==> flow/design.v <==
`timescale 10ns / 1ns
`timescale 10ns / 1ns
module riscv_cpu(
	input  rst,
	input  clk,
	output reg [31:0] PC,
	output Inst_Req_Valid,
	input Inst_Req_Ack,
	input  [31:0] Instruction,
	input Inst_Valid,
	output Inst_Ack,
	output [31:0] Address,
	output MemWrite,
	output [31:0] Write_data,
	output [3:0] Write_strb,
	output MemRead,
	input Mem_Req_Ack,
	input  [31:0] Read_data,
	input Read_data_Valid,
	output Read_data_Ack
);
reg [31:0] IR ;
reg [31:0] MDR;
reg [31:0] PC_reg;
reg [31:0] ALU_reg;
reg [31:0] RF_reg1;
reg [31:0] RF_reg2;
wire RegWrite_Valid;
wire MemRead_Valid ;
wire MemWrite_Valid;
wire [31:0] ALUResult;
wire        zero     ;
wire [31:0] PCset   ;
wire [31:0] PCadd4  ;
wire [31:0] PCoffset;
wire [31:0] signextend_out;
wire [31:0] zeroextend_out;
wire [31:0] shiftleft2_out;
wire [31:0]sext;
wire [31:0]sext_b;
wire [31:0]sext_u;
wire [9:0]ALUOp;
wire [2:0]ALUSrcA;
wire [2:0]ALUSrcB;
wire [3:0]RegSrc;
wire [1:0]Branch;
wire      Reg_Write;   
wire      RegWrite;
wire      BranchPerf;
wire [7:0]MemSrc;
wire      DataRead; 
wire      PCWrite;
wire      IRWrite;
wire      PCSrc;
wire [4 :0] RF_waddr ;
wire [4 :0] RF_raddr1;
wire [4 :0] RF_raddr2;
wire        RF_wen   ;
wire [31:0] RF_wdata ;
wire [31:0] RF_rdata1;
wire [31:0] RF_rdata2;
wire [31:0] ALU_data1;
wire [31:0] ALU_data2;
wire [31:0] MemOutput;
wire [31:0] RegOutput;
wire IR_wen;
assign IR_wen = ~DataRead & IRWrite;
always @(posedge clk) 
begin
    IR <= IR_wen ? Instruction : IR;
end
always @(posedge clk) 
begin
    MDR <= DataRead ? Read_data : MDR;
end
always @(posedge clk) 
begin
    ALU_reg <= ALUResult;
end
always @(posedge clk) 
begin
    RF_reg1 <= RF_rdata1;
end
always @(posedge clk) 
begin
    RF_reg2 <= RF_rdata2;
end
always @(posedge clk) 
begin
    if(rst)
        PC_reg <= PC_reg;
    else
        PC_reg <= PC;
end
always@(posedge clk) 
begin
    if(rst)
         PC <= 32'd0;
    else                  
        PC <= (PCWrite | BranchPerf) ? PCset : PC;           
end
assign BranchPerf = (Branch[0] & zero) | (Branch[1] &~zero);
assign PCset = PCSrc ? ALUResult : ALU_reg; 
control Control(
    clk,
    rst,
    Inst_Req_Ack,
    IR,
    Inst_Valid,
    Mem_Req_Ack,
    Read_data_Valid,
    sext,
    sext_b,
    sext_u,    
    ALUOp,
    ALUSrcA,
    ALUSrcB,
    RegSrc,
    Branch,
    RegWrite,   
    MemSrc,
    Inst_Req_Valid,  
    Inst_Ack,
    MemRead,
    MemWrite, 
    Read_data_Ack,
    DataRead, 
    PCWrite,
    IRWrite,
    PCSrc
);
assign RF_waddr  = IR[11: 7];
assign RF_raddr1 = IR[19:15];
assign RF_raddr2 = IR[24:20];
assign RF_wen    = RegWrite ;
reg_file Reg_file(
    clk,
    rst,
    RF_waddr,
    RF_raddr1,
    RF_raddr2,
    RF_wen,
    RF_wdata,
    RF_rdata1,
    RF_rdata2
);
assign ALU_data1  = (ALUSrcA == 2'b01) ? PC      :
                    (ALUSrcA == 2'b10) ? PC-4    :
                                         RF_reg1 ; 
assign ALU_data2  = (ALUSrcB == 2'b01) ? sext     : 
                    (ALUSrcB == 2'b10) ? sext_b   :
                    (ALUSrcB == 2'b11) ? 32'd4    :
                                         RF_reg2;
alu ALU(
    ALU_data1,
    ALU_data2,
    ALUOp,
    zero,
    ALUResult
);
mem_operation MemOperation(
    MemSrc,
    MDR,
    RF_reg2,
    ALU_reg[1:0],
    MemOutput,
    RegOutput,
    Write_strb
);
assign Address    = {ALU_reg[31:2], 2'b00};
assign Write_data = RegOutput;
assign RF_wdata = RegSrc[0] ? MemOutput:
                  RegSrc[1] ? sext_u:
                  RegSrc[2] ? PC_reg:
                  RegSrc[3] ? ALU_reg:                 
                              ALU_reg;
endmodule
`timescale 10ns / 1ns
module control(
    input clk,
    input rst,
    input  Inst_Req_Ack,
    input  [31:0]inst,
    input  Inst_Valid,
    input  Mem_Req_Ack,
    input  Read_data_Valid,
    output [31:0]sext,
    output [31:0]sext_b,
    output [31:0]sext_u,        
    output [9:0]alu_op,
    output [2:0]alu_src_a,
    output [2:0]alu_src_b,
    output [3:0]reg_src,
    output [1:0]branch,
    output      reg_write,   
    output [7:0]mem_src,
    output Inst_Req_Valid,  
    output Inst_Ack,
    output MemRead,
    output MemWrite, 
    output Read_data_Ack,
    output data_read, 
    output pc_write,
    output ir_write,
    output pc_src
);
wire  [6:0]inst_6_0  ;
wire  [2:0]inst_14_12;
wire  [6:0]inst_31_25;
assign inst_6_0   = inst[6 : 0];
assign inst_14_12 = inst[14:12];
assign inst_31_25 = inst[31:25];
wire type_j;
wire type_r;
wire type_s;
wire type_b;
wire type_i;
wire type_u;
wire type_l;
wire type_ical ;
assign type_j = (inst_6_0==7'b1101111);
assign type_r = (inst_6_0==7'b0110011);
assign type_s = (inst_6_0==7'b0100011);
assign type_b = (inst_6_0==7'b1100011);
assign type_i =  type_l   | type_ical | inst_jalr;
assign type_u  =  inst_lui | inst_auipc;
assign type_ical = (inst_6_0==7'b0010011);
assign type_l    = (inst_6_0==7'b0000011);
wire inst_lui  ;
wire inst_auipc;
wire inst_jal  ;
wire inst_jalr ;
wire inst_beq  ;
wire inst_bne  ;
wire inst_blt  ;
wire inst_bge  ;
wire inst_bltu ;
wire inst_bgeu ;
wire inst_lb   ;
wire inst_lh   ;
wire inst_lw   ;
wire inst_lbu  ;
wire inst_lhu  ;
wire inst_sb   ;
wire inst_sh   ;
wire inst_sw   ;
wire inst_addi ;
wire inst_slti ;
wire inst_sltiu;
wire inst_xori ;
wire inst_ori  ;
wire inst_andi ;
wire inst_slli ;
wire inst_srli ;
wire inst_srai ;
wire inst_add  ;
wire inst_sub  ;
wire inst_sll  ;
wire inst_slt  ;
wire inst_sltu ;
wire inst_xor  ;
wire inst_srl  ;
wire inst_sra  ;
wire inst_or   ;
wire inst_and  ;
assign inst_lui   = (inst_6_0==7'b0110111  );
assign inst_auipc = (inst_6_0==7'b0010111);
assign inst_jal   = (type_j);
assign inst_jalr  = (inst_6_0==7'b1100111 & inst_14_12==3'b000 );
assign inst_beq   = (type_b & inst_14_12==3'b000  );
assign inst_bne   = (type_b & inst_14_12==3'b001  );
assign inst_blt   = (type_b & inst_14_12==3'b100  );
assign inst_bge   = (type_b & inst_14_12==3'b101  );
assign inst_bltu  = (type_b & inst_14_12==3'b110 );
assign inst_bgeu  = (type_b & inst_14_12==3'b111 );
assign inst_lb    = (type_l & inst_14_12==3'b000   );
assign inst_lh    = (type_l & inst_14_12==3'b001   );
assign inst_lw    = (type_l & inst_14_12==3'b010   );
assign inst_lbu   = (type_l & inst_14_12==3'b100  );
assign inst_lhu   = (type_l & inst_14_12==3'b101  );
assign inst_sb    = (type_s & inst_14_12==3'b000   );
assign inst_sh    = (type_s & inst_14_12==3'b001   );
assign inst_sw    = (type_s & inst_14_12==3'b010   );
assign inst_addi  = (type_ical & inst_14_12==3'b000 );
assign inst_slti  = (type_ical & inst_14_12==3'b010 );
assign inst_sltiu = (type_ical & inst_14_12==3'b011);
assign inst_xori  = (type_ical & inst_14_12==3'b100 );
assign inst_ori   = (type_ical & inst_14_12==3'b110  );
assign inst_andi  = (type_ical & inst_14_12==3'b111 );
assign inst_slli  = (type_ical & inst_14_12==3'b001 & inst_31_25==7'b0000000);
assign inst_srli  = (type_ical & inst_14_12==3'b101 & inst_31_25==7'b0000000);
assign inst_srai  = (type_ical & inst_14_12==3'b101 & inst_31_25==7'b0100000);
assign inst_add   = (type_r & inst_14_12==3'b000  & inst_31_25==7'b0000000);
assign inst_sub   = (type_r & inst_14_12==3'b000  & inst_31_25==7'b0100000);
assign inst_sll   = (type_r & inst_14_12==3'b001  & inst_31_25==7'b0000000);
assign inst_slt   = (type_r & inst_14_12==3'b010  & inst_31_25==7'b0000000);
assign inst_sltu  = (type_r & inst_14_12==3'b011 & inst_31_25==7'b0000000);
assign inst_xor   = (type_r & inst_14_12==3'b100  & inst_31_25==7'b0000000);
assign inst_srl   = (type_r & inst_14_12==3'b101  & inst_31_25==7'b0000000);
assign inst_sra   = (type_r & inst_14_12==3'b101  & inst_31_25==7'b0100000);
assign inst_or    = (type_r & inst_14_12==3'b110   & inst_31_25==7'b0000000);
assign inst_and   = (type_r & inst_14_12==3'b111  & inst_31_25==7'b0000000);
wire [9:0]alu_op_tmp     ;
wire [2:0]alu_src_a_tmp  ;
wire [2:0]alu_src_b_tmp  ;
wire [3:0]reg_src_tmp    ;
wire [1:0]branch_tmp     ;
wire      reg_write_tmp  ;    
wire [7:0]mem_src_tmp    ;
assign alu_op_tmp[0] = type_l     | type_s    | inst_jalr  |
                       inst_addi  | inst_add  | inst_jal   |
                       inst_auipc ;
assign alu_op_tmp[1] = inst_beq   | inst_bne  | inst_sub   ;
assign alu_op_tmp[2] = inst_blt   | inst_bge  | inst_slti  |
                       inst_slt   ;
assign alu_op_tmp[3] = inst_bltu  | inst_bgeu | inst_sltiu |
                       inst_sltu  ;
assign alu_op_tmp[4] = inst_andi  | inst_and  ;
assign alu_op_tmp[5] = inst_or    | inst_ori  ;
assign alu_op_tmp[6] = inst_xor   | inst_xori ;
assign alu_op_tmp[7] = inst_sll   | inst_slli ;
assign alu_op_tmp[8] = inst_srl   | inst_srli ;
assign alu_op_tmp[9] = inst_sra   | inst_srai ; 
assign alu_src_a_tmp = (inst_auipc | type_j) ? 2'b10: 2'b00;   
assign alu_src_b_tmp = (type_i | type_s | type_j | inst_auipc) ? 2'b01: 2'b00; 
assign branch_tmp[0] = inst_beq   | inst_bge  | inst_bgeu ;
assign branch_tmp[1] = inst_bne   | inst_blt  | inst_bltu ;
assign mem_src_tmp[0] = inst_lw   ;
assign mem_src_tmp[1] = inst_lb   ;
assign mem_src_tmp[2] = inst_lbu  ;
assign mem_src_tmp[3] = inst_lh   ;
assign mem_src_tmp[4] = inst_lhu  ;
assign mem_src_tmp[5] = inst_sw   ;
assign mem_src_tmp[6] = inst_sb   ;
assign mem_src_tmp[7] = inst_sh   ;
assign reg_write_tmp  = type_u | type_r | type_j | type_ical | inst_jalr | type_l;
assign reg_src_tmp[0] = type_l   ;
assign reg_src_tmp[1] = inst_lui ;
assign reg_src_tmp[2] = inst_jalr| type_j;
assign reg_src_tmp[3] = 1'b0;
wire [31:0]imm_i;
wire [31:0]imm_s;
wire [31:0]imm_b;
wire [31:0]imm_u;
wire [31:0]imm_j;
assign imm_i  = {{21{inst[31]}}, inst[30:20]};
assign imm_s  = {{21{inst[31]}}, inst[30:25], inst[11:7]};
assign imm_b  = {{20{inst[31]}}, inst[7], inst[30:25], inst[11:8], 1'b0};
assign imm_u  = {inst[31:12], 12'b0};
assign imm_j  = {{12{inst[31]}}, inst[19:12], inst[20], inst[30:21], 1'b0};
assign sext = ({32{type_i}} & {imm_i})
            | ({32{type_s}} & {imm_s})
            | ({32{type_b}} & {imm_b})
            | ({32{type_u}} & {imm_u})
            | ({32{type_j}} & {imm_j});
assign sext_b = imm_b;
assign sext_u = imm_u;
reg [3:0]current_state;
wire [3:0]next_state;
wire [ 3:0] IF_next;
wire [ 3:0] IW_next;
wire [ 3:0] ID_next;
wire [ 3:0] EX_next;  
wire [ 3:0] LD_next;
wire [ 3:0] RW_next;
wire [ 3:0] ST_next;
wire [ 3:0] WB_next;
assign IF_next    = (Inst_Req_Ack) ? 4'b0001: 4'b0000; 
assign IW_next    = (Inst_Valid)   ? 4'b0010: 4'b0001;  
assign ID_next    = 4'b0011;
assign EX_next    = (type_l) ? 4'b0110:
                    (type_s) ? 4'b0101:
                    (type_b) ? 4'b0000:
                               4'b0100;                                             
assign LD_next    = (Mem_Req_Ack)     ? 4'b0111: 4'b0110 ;
assign RW_next    = (Read_data_Valid) ? 4'b0100 : 4'b0111;
assign ST_next    = (Mem_Req_Ack)     ? 4'b0000 : 4'b0101 ;
assign WB_next    = 4'b0000;
assign next_state = (current_state == 4'b0000)  ? IF_next :
                    (current_state == 4'b0001)  ? IW_next :
                    (current_state == 4'b0010)  ? ID_next :
                    (current_state == 4'b0011)  ? EX_next :
                    (current_state == 4'b0110)  ? LD_next :
                    (current_state == 4'b0111) ? RW_next :
                    (current_state == 4'b0101)  ? ST_next :
                    (current_state == 4'b0100)  ? WB_next :
                                            4'b0000;
always@(posedge clk) begin     
    current_state <= (rst) ? 4'b1000 : next_state;
end
assign Inst_Req_Valid = (current_state == 4'b0000);    
assign Inst_Ack       = (current_state == 4'b0001 || current_state == 4'b1000);  
assign MemRead        = (current_state == 4'b0110);
assign MemWrite       = (current_state == 4'b0101);      
assign Read_data_Ack  = (current_state == 4'b0111);
assign alu_op    = (current_state == 4'b0000 || current_state == 4'b0010) ? 10'b0000000001:   
                   alu_op_tmp   ;
assign alu_src_a = (current_state == 4'b0000) ? 2'b01:
                   (current_state == 4'b0010) ? 2'b10:  
                   alu_src_a_tmp; 
assign alu_src_b = (current_state == 4'b0000) ? 2'b11:
                   (current_state == 4'b0010) ? 2'b10:
                   alu_src_b_tmp;
assign reg_src   = (current_state == 4'b0100) ? reg_src_tmp : 3'b0001;
assign branch    = (current_state == 4'b0000 || current_state == 4'b0001 || current_state == 4'b0010 || current_state == 4'b1000) ? 2'b0 : branch_tmp ;
assign mem_src   = (current_state == 4'b0000 || current_state == 4'b0001 || current_state == 4'b0010 || current_state == 4'b1000) ? 8'b0 : mem_src_tmp;
assign reg_write = (current_state == 4'b0100) ? reg_write_tmp : 1'b0;
assign data_read = (current_state == 4'b0111 && Read_data_Ack && Read_data_Valid);  
assign pc_write  = (current_state == 4'b0000 && Inst_Req_Ack  && Inst_Req_Valid || current_state == 4'b0011 && (type_j || inst_jalr));
assign ir_write  = (current_state == 4'b0001 && Inst_Valid && Inst_Ack);     
assign pc_src    = (current_state == 4'b0000 || current_state == 4'b0011 && (type_j || inst_jalr));
endmodule
`timescale 10ns / 1ns
module alu(
    input [32 - 1:0] A,
    input [32 - 1:0] B,
    input [9:0] alu_op,
    output Zero,
    output [32 - 1:0] Result
);
wire alu_add ;    
wire alu_sub ;    
wire alu_slt ;    
wire alu_sltu;    
wire alu_and ;    
wire alu_or  ;    
wire alu_xor ;    
wire alu_sll ;    
wire alu_srl ;    
wire alu_sra ;    
assign alu_add  = alu_op[0];
assign alu_sub  = alu_op[1];
assign alu_slt  = alu_op[2];
assign alu_sltu = alu_op[3];
assign alu_and  = alu_op[4];
assign alu_or   = alu_op[5];
assign alu_xor  = alu_op[6];
assign alu_sll  = alu_op[7];
assign alu_srl  = alu_op[8];
assign alu_sra  = alu_op[9];
wire [31:0] add_sub_result; 
wire [31:0] slt_result; 
wire [31:0] sltu_result;
wire [31:0] and_result;
wire [31:0] or_result;
wire [31:0] xor_result;
wire [31:0] sll_result; 
wire [31:0] srl_result; 
wire [31:0] sra_result; 
wire [31:0] adder_a     ;
wire [31:0] adder_b     ;
wire [33:0] adder_result;
wire        adder_cin   ;
assign adder_a      = A;
assign adder_b      = (alu_sub | alu_slt) ? ~B : B;
assign adder_cin    = (alu_sub | alu_slt);
assign adder_result = {adder_a,adder_cin} + {adder_b,adder_cin};
assign add_sub_result = adder_result[32:1];
assign slt_result[31:1] = 31'b0;
assign slt_result[0]    = (A[31]  & ~B[31])
                        | ((A[31] ~^ B[31]) & adder_result[32]);
assign sltu_result[31:1] = 31'b0;
assign sltu_result[0]    = (A < B);                        
assign and_result = A & B;
assign or_result  = A | B;
assign xor_result = A ^ B;
assign sll_result = A << B[4:0];
assign sra_result = {{31{A[31]}}, 1'b0} << ~(B[4:0]) | A >> B[4:0];
assign srl_result = A >> B[4:0];
assign Zero     = ({Result} == 32'b0);
assign Result     = ({32{alu_add | alu_sub}} & add_sub_result)
                  | ({32{alu_slt          }} & slt_result    )
                  | ({32{alu_sltu         }} & sltu_result   )
                  | ({32{alu_and          }} & and_result    )
                  | ({32{alu_or           }} & or_result     )
                  | ({32{alu_xor          }} & xor_result    )
                  | ({32{alu_sll          }} & sll_result    )
                  | ({32{alu_sra          }} & sra_result    )
                  | ({32{alu_srl          }} & srl_result    );                                    
endmodule
`timescale 10ns / 1ns
module mem_operation(
    input  [7 :0]control_code,
    input  [31:0]mem_input,
    input  [31:0]reg_input,
    input  [1 :0]ea,    
    output [31:0]mem_output,
    output [31:0]reg_output,
    output [3 :0]write_strb
);
wire [31:0] lw_result ;
wire [31:0] lb_result ;
wire [31:0] lbu_result;
wire [31:0] lh_result ;
wire [31:0] lhu_result;
assign lw_result  = mem_input;
assign lb_result  = ({32{ea==2'b00}} & {{24{mem_input[ 7]}},mem_input[7 : 0]})
                  | ({32{ea==2'b01}} & {{24{mem_input[15]}},mem_input[15: 8]})
                  | ({32{ea==2'b10}} & {{24{mem_input[23]}},mem_input[23:16]})
                  | ({32{ea==2'b11}} & {{24{mem_input[31]}},mem_input[31:24]});
assign lbu_result = ({32{ea==2'b00}} & {{24'd0},mem_input[7 : 0]})
                  | ({32{ea==2'b01}} & {{24'd0},mem_input[15: 8]})
                  | ({32{ea==2'b10}} & {{24'd0},mem_input[23:16]})
                  | ({32{ea==2'b11}} & {{24'd0},mem_input[31:24]});
assign lh_result  = ({32{ea[1]==1'b0}} & {{16{mem_input[15]}},mem_input[15: 0]})               
                  | ({32{ea[1]==1'b1}} & {{16{mem_input[31]}},mem_input[31:16]});
assign lhu_result = ({32{ea[1]==1'b0}} & {{16'd0},mem_input[15: 0]})
                  | ({32{ea[1]==1'b1}} & {{16'd0},mem_input[31:16]});
assign mem_output = ({32{control_code[0]}} & lw_result )
                  | ({32{control_code[1]}} & lb_result )
                  | ({32{control_code[2]}} & lbu_result)
                  | ({32{control_code[3]}} & lh_result )
                  | ({32{control_code[4]}} & lhu_result); 
wire [3:0] sw_strb ;
wire [3:0] sb_strb ;
wire [3:0] sh_strb ;
assign sw_strb  = 4'b1111;
assign sb_strb  = ({4{ea==2'b00}} & 4'b0001)
                | ({4{ea==2'b01}} & 4'b0010)
                | ({4{ea==2'b10}} & 4'b0100)
                | ({4{ea==2'b11}} & 4'b1000);
assign sh_strb  = ({4{ea[1]==1'b0}} & 4'b0011)
                | ({4{ea[1]==1'b1}} & 4'b1100);
assign write_strb = ({4{control_code[5]}} & sw_strb )
                  | ({4{control_code[6]}} & sb_strb )
                  | ({4{control_code[7]}} & sh_strb );
wire [31:0] sw_result ;
wire [31:0] sb_result ;
wire [31:0] sh_result ;
assign sw_result  = reg_input;
assign sb_result  = ({32{ea[1:0]==2'b00}} & {24'd0,reg_input[ 7: 0]      })
                  | ({32{ea[1:0]==2'b01}} & {16'd0,reg_input[ 7: 0], 8'd0})
                  | ({32{ea[1:0]==2'b10}} & { 8'd0,reg_input[ 7: 0],16'd0})
                  | ({32{ea[1:0]==2'b11}} & {      reg_input[ 7: 0],24'd0});
assign sh_result  = ({32{ea[1]==1'b0 }} & {16'd0,reg_input[15: 0]})
                  | ({32{ea[1]==1'b1 }} & {reg_input[15: 0],16'd0});
assign reg_output = ({32{control_code[5]}} & sw_result )
                  | ({32{control_code[6]}} & sb_result )
                  | ({32{control_code[7]}} & sh_result );
endmodule
`timescale 10 ns / 1 ns
module reg_file(
	input clk,
	input rst,
	input [5 - 1:0] waddr,
	input [5 - 1:0] raddr1,
	input [5 - 1:0] raddr2,
	input wen,
	input [32 - 1:0] wdata,
	output [32 - 1:0] rdata1,
	output [32 - 1:0] rdata2
);
	reg [32-1:0] rf[32 - 1:0];
	assign rdata1=rf[raddr1];
	assign rdata2=rf[raddr2];
	always@(posedge clk)
	begin
	  	if(rst)
	  	begin
	  		rf[0]<=0;
			rf[1]<=0;
	  		rf[2]<=0;
			rf[3]<=0;
	  		rf[4]<=0;
			rf[5]<=0;
	  		rf[6]<=0;
			rf[7]<=0;
	  		rf[8]<=0;
			rf[9]<=0;
	  		rf[10]<=0;
			rf[11]<=0;
	  		rf[12]<=0;
			rf[13]<=0;
	  		rf[14]<=0;
			rf[15]<=0;
	  		rf[16]<=0;
			rf[17]<=0;
	  		rf[18]<=0;
			rf[19]<=0;
	  		rf[20]<=0;
			rf[21]<=0;
	  		rf[22]<=0;
			rf[23]<=0;
	  		rf[24]<=0;
			rf[25]<=0;
	  		rf[26]<=0;
			rf[27]<=0;
	  		rf[28]<=0;
			rf[29]<=0;
	  		rf[30]<=0;
			rf[31]<=0;															
		end
		else 
		begin
			if(wen==1&&waddr!=0)
			begin
				rf[waddr]<=wdata;
			end
		end
	end
endmodule
==> reports on riscv_cpu <==
# Reports on riscv_cpu

Tool output for the design above before and after an edit, in the order of the flow.
"original" refers to lines of the RTL above, "edited" to lines of the edited file.
"difference": "edited" minus "original" as printed here.
Operators: Yosys type, input widths -> output width; for muxes data width and select width s.
Cell names lack the library's common part.
Not given: -

Design top: riscv_cpu
Clock: clk
Standard-cell library: sky130hd
Library corner: tt_025C_1v80

# Edit of the RTL

Unified diff, file above to edited file.
The edit is scripted: it alters the design's behaviour and was not made to optimise anything.

```diff
@@ -402,5 +402,7 @@
                    (current_state == 4'b0010) ? 2'b10:
                    alu_src_b_tmp;
-assign reg_src   = (current_state == 4'b0100) ? reg_src_tmp : 3'b0001;
+reg [3:0] reg_src_reg;
+always @(posedge clk) reg_src_reg <= (current_state == 4'b0100) ? reg_src_tmp : 3'b0001;
+assign reg_src = reg_src_reg;
 assign branch    = (current_state == 4'b0000 || current_state == 4'b0001 || current_state == 4'b0010 || current_state == 4'b1000) ? 2'b0 : branch_tmp ;
 assign mem_src   = (current_state == 4'b0000 || current_state == 4'b0001 || current_state == 4'b0010 || current_state == 4'b1000) ? 8'b0 : mem_src_tmp;
```

# Elaborated design

Yosys after proc, flatten, opt, wreduce and memory -nomap, before mapping. Enables and synchronous resets that opt folds into registers are not counted as muxes. Memory bits, and registers merged into a memory's read port (data or address), are not among the register bits. Print and check cells are not counted.
Yosys's memory passes give these memory sizes; they may raise the number of words (mostly to a power of two), join words into wider ones and drop unused or constant bits.

Bit counts:

| element                     | original | edited | difference |
| input port bits             | 70       | 70     | 0 |
| flip-flop bits (word level) | 164      | 167    | +3 |
| bits in writable memories   | 1024     | 1024   | 0 |
| output and inout bits       | 105      | 105    | 0 |
| cells after elaboration     | 290      | 290    | 0 |
| memories kept               | 1        | 1      | 0 |

Cells by class:

| element                          | original | edited | difference |
| reductions and logical operators | 21       | 21     | 0 |
| equality and inequality tests    | 33       | 33     | 0 |
| add/sub/neg operators            | 2        | 2      | 0 |
| bitwise gates (word level)       | 180      | 180    | 0 |
| shift operators                  | 3        | 3      | 0 |
| mux-type cells                   | 43       | 42     | -1 |
| $lt $le $gt $ge                  | 1        | 1      | 0 |

Operators with widths:

| cell               | original | edited | difference |
| $mux 3             | 5        | 4      | -1 |
| $and 1x1->1        | 49       | 49     | 0 |
| $or 1x1->1         | 42       | 42     | 0 |
| $or 32x32->32      | 32       | 32     | 0 |
| $and 32x32->32     | 29       | 29     | 0 |
| $mux 32            | 12       | 12     | 0 |
| $mux 4             | 9        | 9      | 0 |
| $logic_or 1x1->1   | 8        | 8      | 0 |
| $logic_and 1x1->1  | 7        | 7      | 0 |
| $mux 1             | 7        | 7      | 0 |
| $mux 2             | 6        | 6      | 0 |
| $and 32x8->32      | 5        | 5      | 0 |
| $eq 3x2->1 const B | 5        | 5      | 0 |
| $and 32x16->32     | 4        | 4      | 0 |
| $eq 3x3->1 const B | 4        | 4      | 0 |
| $eq 4x3->1 const B | 4        | 4      | 0 |
| $eq 7x6->1 const B | 4        | 4      | 0 |
| $not 1->1          | 4        | 4      | 0 |
| $eq 3x1->1 const B | 3        | 3      | 0 |
| $eq 7x7->1 const B | 3        | 3      | 0 |
| $or 4x4->4         | 3        | 3      | 0 |
| $and 32x1->32      | 2        | 2      | 0 |
| $and 4x4->4        | 2        | 2      | 0 |
| $eq 2x2->1 const B | 2        | 2      | 0 |
| $eq 4x2->1 const B | 2        | 2      | 0 |
| $eq 7x5->1 const B | 2        | 2      | 0 |
| $mux 5             | 2        | 2      | 0 |
| $shl 32x5->32      | 2        | 2      | 0 |

The list need not be complete.

# Depth

Yosys ltp: most cells in a row. Word level: on the elaborated netlist, between registers, memories and ports. Mapped: between sequential cells and ports; inverters and the memories' decode and read muxes count.

Logic depth:

| element                       | original | edited | difference |
| depth after elaboration       | 32       | 32     | 0 |
| ABC_AREA                      | 0        | 0      | - |
| gate-level depth with buffers | 33       | 33     | 0 |

# After synthesis

Source: synth_stat.txt of the flow (Yosys; design flattened, memories mapped). It holds for the ABC_AREA given above (unset counts as 0); a run with the other value may have another netlist.

Cells by type:

| cell type | original | edited | difference |
| nand2_1   | 320      | 267    | -53 |
| nor4_1    | 74       | 32     | -42 |
| a21oi_1   | 188      | 226    | +38 |
| nor3_1    | 82       | 116    | +34 |
| o21ai_1   | 6        | 37     | +31 |
| a22oi_1   | 12       | 42     | +30 |
| nand4_1   | 61       | 33     | -28 |
| o41ai_1   | 3        | 28     | +25 |
| xnor2_1   | 37       | 60     | +23 |
| xor2_1    | 31       | 8      | -23 |
| mux2_2    | 78       | 100    | +22 |
| o31ai_2   | 22       | 1      | -21 |
| clkbuf_1  | 419      | 401    | -18 |
| a21o_1    | 44       | 27     | -17 |
| or4_1     | 19       | 5      | -14 |
| a211oi_1  | 74       | 61     | -13 |
| nand3_1   | 69       | 56     | -13 |
| buf_2     | 44       | 56     | +12 |

The list need not be complete.

Mapped netlist:

| element             | original | edited  | difference |
| cell count          | 5784     | 5792    | +8 |
| buffers             | 585      | 571     | -14 |
| flip-flops          | 1257     | 1260    | +3 |
| mapped area (sq um) | 72155.5  | 72385.7 | +230.2 |

The figures by module come from a second, unflattened synthesis with its own total; it is not the netlist above.

Second synthesis, totals:

| element                              | original | edited  | difference |
| cells (unflattened synthesis)        | 7057     | 7057    | 0 |
| area (unflattened synthesis) (sq um) | 76626.0  | 76223.1 | -402.9 |

Each row is one instance without its submodules.

By module, original:

| module        | cells | times used | area (sq um) |
| reg_file      | 4614  | 1          | 56078.8 |
| riscv_cpu     | 855   | 1          | 9113.7 |
| alu           | 1185  | 1          | 8633.3 |
| control       | 245   | 1          | 1755.4 |
| mem_operation | 158   | 1          | 1044.8 |

By module, edited:

| module        | cells | times used | area (sq um) |
| reg_file      | 4611  | 1          | 55693.4 |
| riscv_cpu     | 855   | 1          | 9113.7 |
| alu           | 1185  | 1          | 8633.3 |
| control       | 248   | 1          | 1737.9 |
| mem_operation | 158   | 1          | 1044.8 |

# Worst setup path after synthesis

Path of least setup slack by OpenSTA after synthesis, without wires, with an ideal clock, recovery checks aside; 20% of the period is set as input and as output delay. Where synthesis merged equal registers, the netlist keeps one of their names.

Path post-synthesis:

| element                       | original             | edited               | difference |
| path type                     | register -> register | register -> register | - |
| start point                   | register IR[12]      | register IR[5]       | - |
| end point                     | register PC[16]      | register PC[0]       | - |
| data required time (ps)       | 8359                 | 8377                 | +18 |
| clock period (ps)             | 8500                 | 8500                 | 0 |
| setup time (ps)               | 141                  | 123                  | -18 |
| stages                        | 32                   | 28                   | -4 |
| path delay (ps)               | 6969                 | 6686                 | -283 |
| buffers on the path           | 7                    | 4                    | -3 |
| data arrival time (ps)        | 6828                 | 6563                 | -265 |
| slack (ps)                    | 1532                 | 1814                 | +282 |
| synthesis period reached (ps) | 6968                 | 6686                 | -282 |

"path delay" is the arrival time less input delay plus setup time.
"stages" counts driving pins, that of a launching flip-flop among them; a cell with two outputs on the path counts twice.
"synthesis period reached" is the clock period less the worst setup slack; recovery checks do not enter. This is arithmetic on one report: input and output delays are still those of the set period (20% each).

On the way, post-synthesis, original:
Cells stage by stage: edfxtp_1 > buf_2 > nor3_1 > o211a_1 > clkbuf_1 > o21ai_0 > a311oi_1 > nor2_1 > inv_1 > buf_2 > buf_1 > clkbuf_1 > buf_2 > xnor2_1 > ha_1 > and2_1 > and4_1 > nand2_1 > or2_2 > mux2_2 > o21ai_1 > o22ai_1 > o2111ai_1 > a21oi_1 > or4_4 > or4bb_1 > nor4_4 > a221oi_2 > or2_4 > nor2_4 > buf_6 > o31ai_2
Elaborated cells on any way between the ends: 136
Those cells by class: add/sub: 1; compare: 1; eq/ne: 10; shift: 3; mux: 10; logic: 105; reduce/logical: 6

RTL lines, path post-synthesis, original:

| element       | line | RTL |
| from (decl)   | 22   | `reg [31:0] IR ;` |
| from (assign) | 70   | `IR <= IR_wen ? Instruction : IR;` |
| to (assign)   | 98   | `PC <= 32'd0;` |
| to (assign)   | 100  | `PC <= (PCWrite \| BranchPerf) ? PCset : PC;` |
| to (decl)     | 6    | `output reg [31:0] PC,` |

original: Chain of elaborated cells between the ends: none given.
Some nets on the timed path still bear RTL names; the line given drives or declares the net.

Nets with RTL names, path post-synthesis, original:

| net            | line | RTL |
| ALU.Result[29] | 471  | `assign Result     = ({32{alu_add \| alu_sub}} & add_sub_result)` |

On the way, post-synthesis, edited:
Cells stage by stage: edfxtp_1 > or4b_4 > a21o_1 > buf_2 > o221a_4 > a221o_1 > nand2_4 > inv_2 > buf_6 > buf_2 > buf_2 > xnor2_1 > ha_1 > and2_1 > a22oi_1 > a211oi_1 > o31a_1 > a21o_1 > mux2i_1 > or4_4 > nor2_1 > nand4_1 > nor4_2 > a31oi_1 > or3b_1 > a21oi_2 > nor2_1 > mux2_1
Elaborated cells on any way between the ends: 150
Those cells by class: add/sub: 1; compare: 1; eq/ne: 14; shift: 3; mux: 15; logic: 111; reduce/logical: 5

RTL lines, path post-synthesis, edited:

| element       | line | RTL |
| from (decl)   | 22   | `reg [31:0] IR ;` |
| from (assign) | 70   | `IR <= IR_wen ? Instruction : IR;` |
| to (assign)   | 98   | `PC <= 32'd0;` |
| to (assign)   | 100  | `PC <= (PCWrite \| BranchPerf) ? PCset : PC;` |
| to (decl)     | 6    | `output reg [31:0] PC,` |

edited: Chain of elaborated cells between the ends: none given.

Nets with RTL names, path post-synthesis, edited:

| net            | line | RTL |
| ALU.Result[20] | 473  | `assign Result     = ({32{alu_add \| alu_sub}} & add_sub_result)` |

# Worst path after layout

Path of least setup slack in the final report of each run of pair A (OpenROAD, finished layout, wires in). Where an end is a register, its clock arrival counts in the times.
The path's times are printed in steps of 10 ps; the period is the one set.

Path post-layout:

| element                 | original             | edited               | difference |
| path type               | register -> register | register -> register | - |
| start point             | register IR[3]       | register IR[5]       | - |
| end point               | register PC[17]      | register PC[24]      | - |
| slack (ps)              | 700                  | 700                  | 0 |
| setup time (ps)         | 80                   | 120                  | +40 |
| clock period (ps)       | 8500                 | 8500                 | 0 |
| data required time (ps) | 9220                 | 9140                 | -80 |
| buffers on the path     | 1                    | 3                    | +2 |
| data arrival time (ps)  | 8520                 | 8440                 | -80 |
| stages                  | 26                   | 25                   | -1 |

The rows between start and end are the longest chain of elaborated cells between them; the timing report does not say that the signal goes this way. Where chains are equally long, one stands for them.
A line is the first line of the expression or statement that the cell stems from. Yosys adds cells for indexed reads and writes and turns some case tables into memories.

On the way, post-layout, original:
Cells stage by stage: edfxtp_1 > nand4bb_1 > nor2_1 > a32oi_1 > a311oi_1 > a21oi_1 > nor2_1 > xnor2_1 > ha_1 > inv_1 > nor2_1 > a31oi_1 > o21a_1 > a21oi_1 > nor2_1 > xnor2_1 > a2111oi_0 > o21ai_0 > a31oi_1 > nand4_1 > nor4_4 > a221oi_2 > nor2_2 > buf_4 > nand4_1 > o31ai_2
Cells in the longest elaborated chain: 32
Elaborated cells on any way between the ends: 150
Those cells by class: add/sub: 1; compare: 1; eq/ne: 14; shift: 3; mux: 15; logic: 111; reduce/logical: 5

RTL lines, path post-layout, original:

| element                    | line | RTL |
| from (decl)                | 22   | `reg [31:0] IR ;` |
| from (assign)              | 70   | `IR <= IR_wen ? Instruction : IR;` |
| $eq 7x2->1                 | 228  | `assign type_l    = (inst_6_0==7'b0000011);` |
| $or 1x1->1 (2 in a row)    | 225  | `assign type_i =  type_l   \| type_ical \| inst_jalr;` |
| $or 1x1->1 (3 in a row)    | 325  | `assign alu_src_b_tmp = (type_i \| type_s \| type_j \| inst_auipc) ? 2'b01: 2'b00;` |
| $mux 1                     | 325  |  |
| $mux 2                     | 402  | `(current_state == 4'b0010) ? 2'b10:` |
| $mux 3                     | 401  | `assign alu_src_b = (current_state == 4'b0000) ? 2'b11:` |
| $eq 3x2->1                 | 152  | `(ALUSrcB == 2'b11) ? 32'd4    :` |
| [8 not listed]             | -    |  |
| $and 32x1->32              | 472  | `\| ({32{alu_slt          }} & slt_result    )` |
| $or 32x32->32 (8 in a row) | 471  | `assign Result     = ({32{alu_add \| alu_sub}} & add_sub_result)` |
| $logic_not 32->1           | 470  | `assign Zero     = ({Result} == 32'b0);` |
| $not 1->1                  | 102  | `assign BranchPerf = (Branch[0] & zero) \| (Branch[1] &~zero);` |
| $and 1x1->1                | 102  |  |
| $or 1x1->1                 | 102  |  |
| $or 1x1->1                 | 100  | `PC <= (PCWrite \| BranchPerf) ? PCset : PC;` |
| to (assign)                | 98   | `PC <= 32'd0;` |
| to (assign)                | 100  |  |
| to (decl)                  | 6    | `output reg [31:0] PC,` |

On the way, post-layout, edited:
Cells stage by stage: edfxtp_1 > or4b_4 > a21oi_4 > buf_4 > nor3_1 > a21oi_1 > ha_1 > and2_1 > a41oi_1 > o221ai_1 > a21oi_1 > a31oi_1 > a221oi_1 > xor2_1 > nor2_1 > a2111oi_1 > nand4_1 > nor3_1 > buf_4 > a31oi_1 > or3b_1 > a21oi_4 > buf_4 > o21ai_1 > o41ai_1
Cells in the longest elaborated chain: 32
Elaborated cells on any way between the ends: 150
Those cells by class: add/sub: 1; compare: 1; eq/ne: 14; shift: 3; mux: 15; logic: 111; reduce/logical: 5

RTL lines, path post-layout, edited:

| element                    | line | RTL |
| from (decl)                | 22   | `reg [31:0] IR ;` |
| from (assign)              | 70   | `IR <= IR_wen ? Instruction : IR;` |
| $eq 7x2->1                 | 228  | `assign type_l    = (inst_6_0==7'b0000011);` |
| $or 1x1->1 (2 in a row)    | 225  | `assign type_i =  type_l   \| type_ical \| inst_jalr;` |
| $or 1x1->1 (3 in a row)    | 325  | `assign alu_src_b_tmp = (type_i \| type_s \| type_j \| inst_auipc) ? 2'b01: 2'b00;` |
| $mux 1                     | 325  |  |
| $mux 2                     | 402  | `(current_state == 4'b0010) ? 2'b10:` |
| $mux 3                     | 401  | `assign alu_src_b = (current_state == 4'b0000) ? 2'b11:` |
| $eq 3x2->1                 | 152  | `(ALUSrcB == 2'b11) ? 32'd4    :` |
| [8 not listed]             | -    |  |
| $and 32x1->32              | 474  | `\| ({32{alu_slt          }} & slt_result    )` |
| $or 32x32->32 (8 in a row) | 473  | `assign Result     = ({32{alu_add \| alu_sub}} & add_sub_result)` |
| $logic_not 32->1           | 472  | `assign Zero     = ({Result} == 32'b0);` |
| $not 1->1                  | 102  | `assign BranchPerf = (Branch[0] & zero) \| (Branch[1] &~zero);` |
| $and 1x1->1                | 102  |  |
| $or 1x1->1                 | 102  |  |
| $or 1x1->1                 | 100  | `PC <= (PCWrite \| BranchPerf) ? PCset : PC;` |
| to (assign)                | 98   | `PC <= 32'd0;` |
| to (assign)                | 100  |  |
| to (decl)                  | 6    | `output reg [31:0] PC,` |

# Measured runs

Runs of the flow (Yosys, OpenROAD) on both versions; the two runs of a pair have the same settings. The constraints put input and output delay at 20% of the set period each and load the outputs with 0.01 pF.

Flow settings, pair A:
period_ns: 8.5
CAP_MARGIN: 20
CORE_MARGIN: 2
CORE_UTILIZATION: 40
SLEW_MARGIN: 20

Results, pair A:

| element                              | original | edited   | difference |
| power consumption (mW)               | 15.939   | 15.894   | -0.045 |
| setup total negative slack (ps)      | 0        | 0        | 0 |
| smallest setup slack (ps)            | 702      | 699      | -3 |
| cell area after synthesis (sq um)    | 72155.5  | 72385.7  | +230.2 |
| smallest hold slack (ps)             | 490      | 485      | -5 |
| area inside the die boundary (sq um) | 183801.0 | 184384.0 | +583.0 |
| utilization (%)                      | 45.7     | 45.5     | -0.2 |

Flow settings, pair B:
CELL_PAD_IN_SITES_GLOBAL_PLACEMENT: 1
CORE_ASPECT_RATIO: 0.84
CORE_UTILIZATION: 53
CTS_CLUSTER_SIZE: 100
PLACE_DENSITY: 0.49
SETUP_SLACK_MARGIN: -0.26
SLEW_MARGIN: 35
TNS_END_PERCENT: 100
period_ns: 12.0
CAP_MARGIN: 20
CORE_MARGIN: 2

Results, pair B:

| element                              | original | edited   | difference |
| power consumption (mW)               | 11.160   | 11.055   | -0.105 |
| setup total negative slack (ps)      | 0        | 0        | 0 |
| smallest setup slack (ps)            | 2445     | 2692     | +247 |
| cell area after synthesis (sq um)    | 72155.5  | 72385.7  | +230.2 |
| smallest hold slack (ps)             | 490      | 493      | +3 |
| area inside the die boundary (sq um) | 139121.0 | 139560.0 | +439.0 |
| utilization (%)                      | 59.5     | 59.6     | +0.1 |

"power consumption" rests on the timing tool's default activity at the inputs, not on a simulated workload.
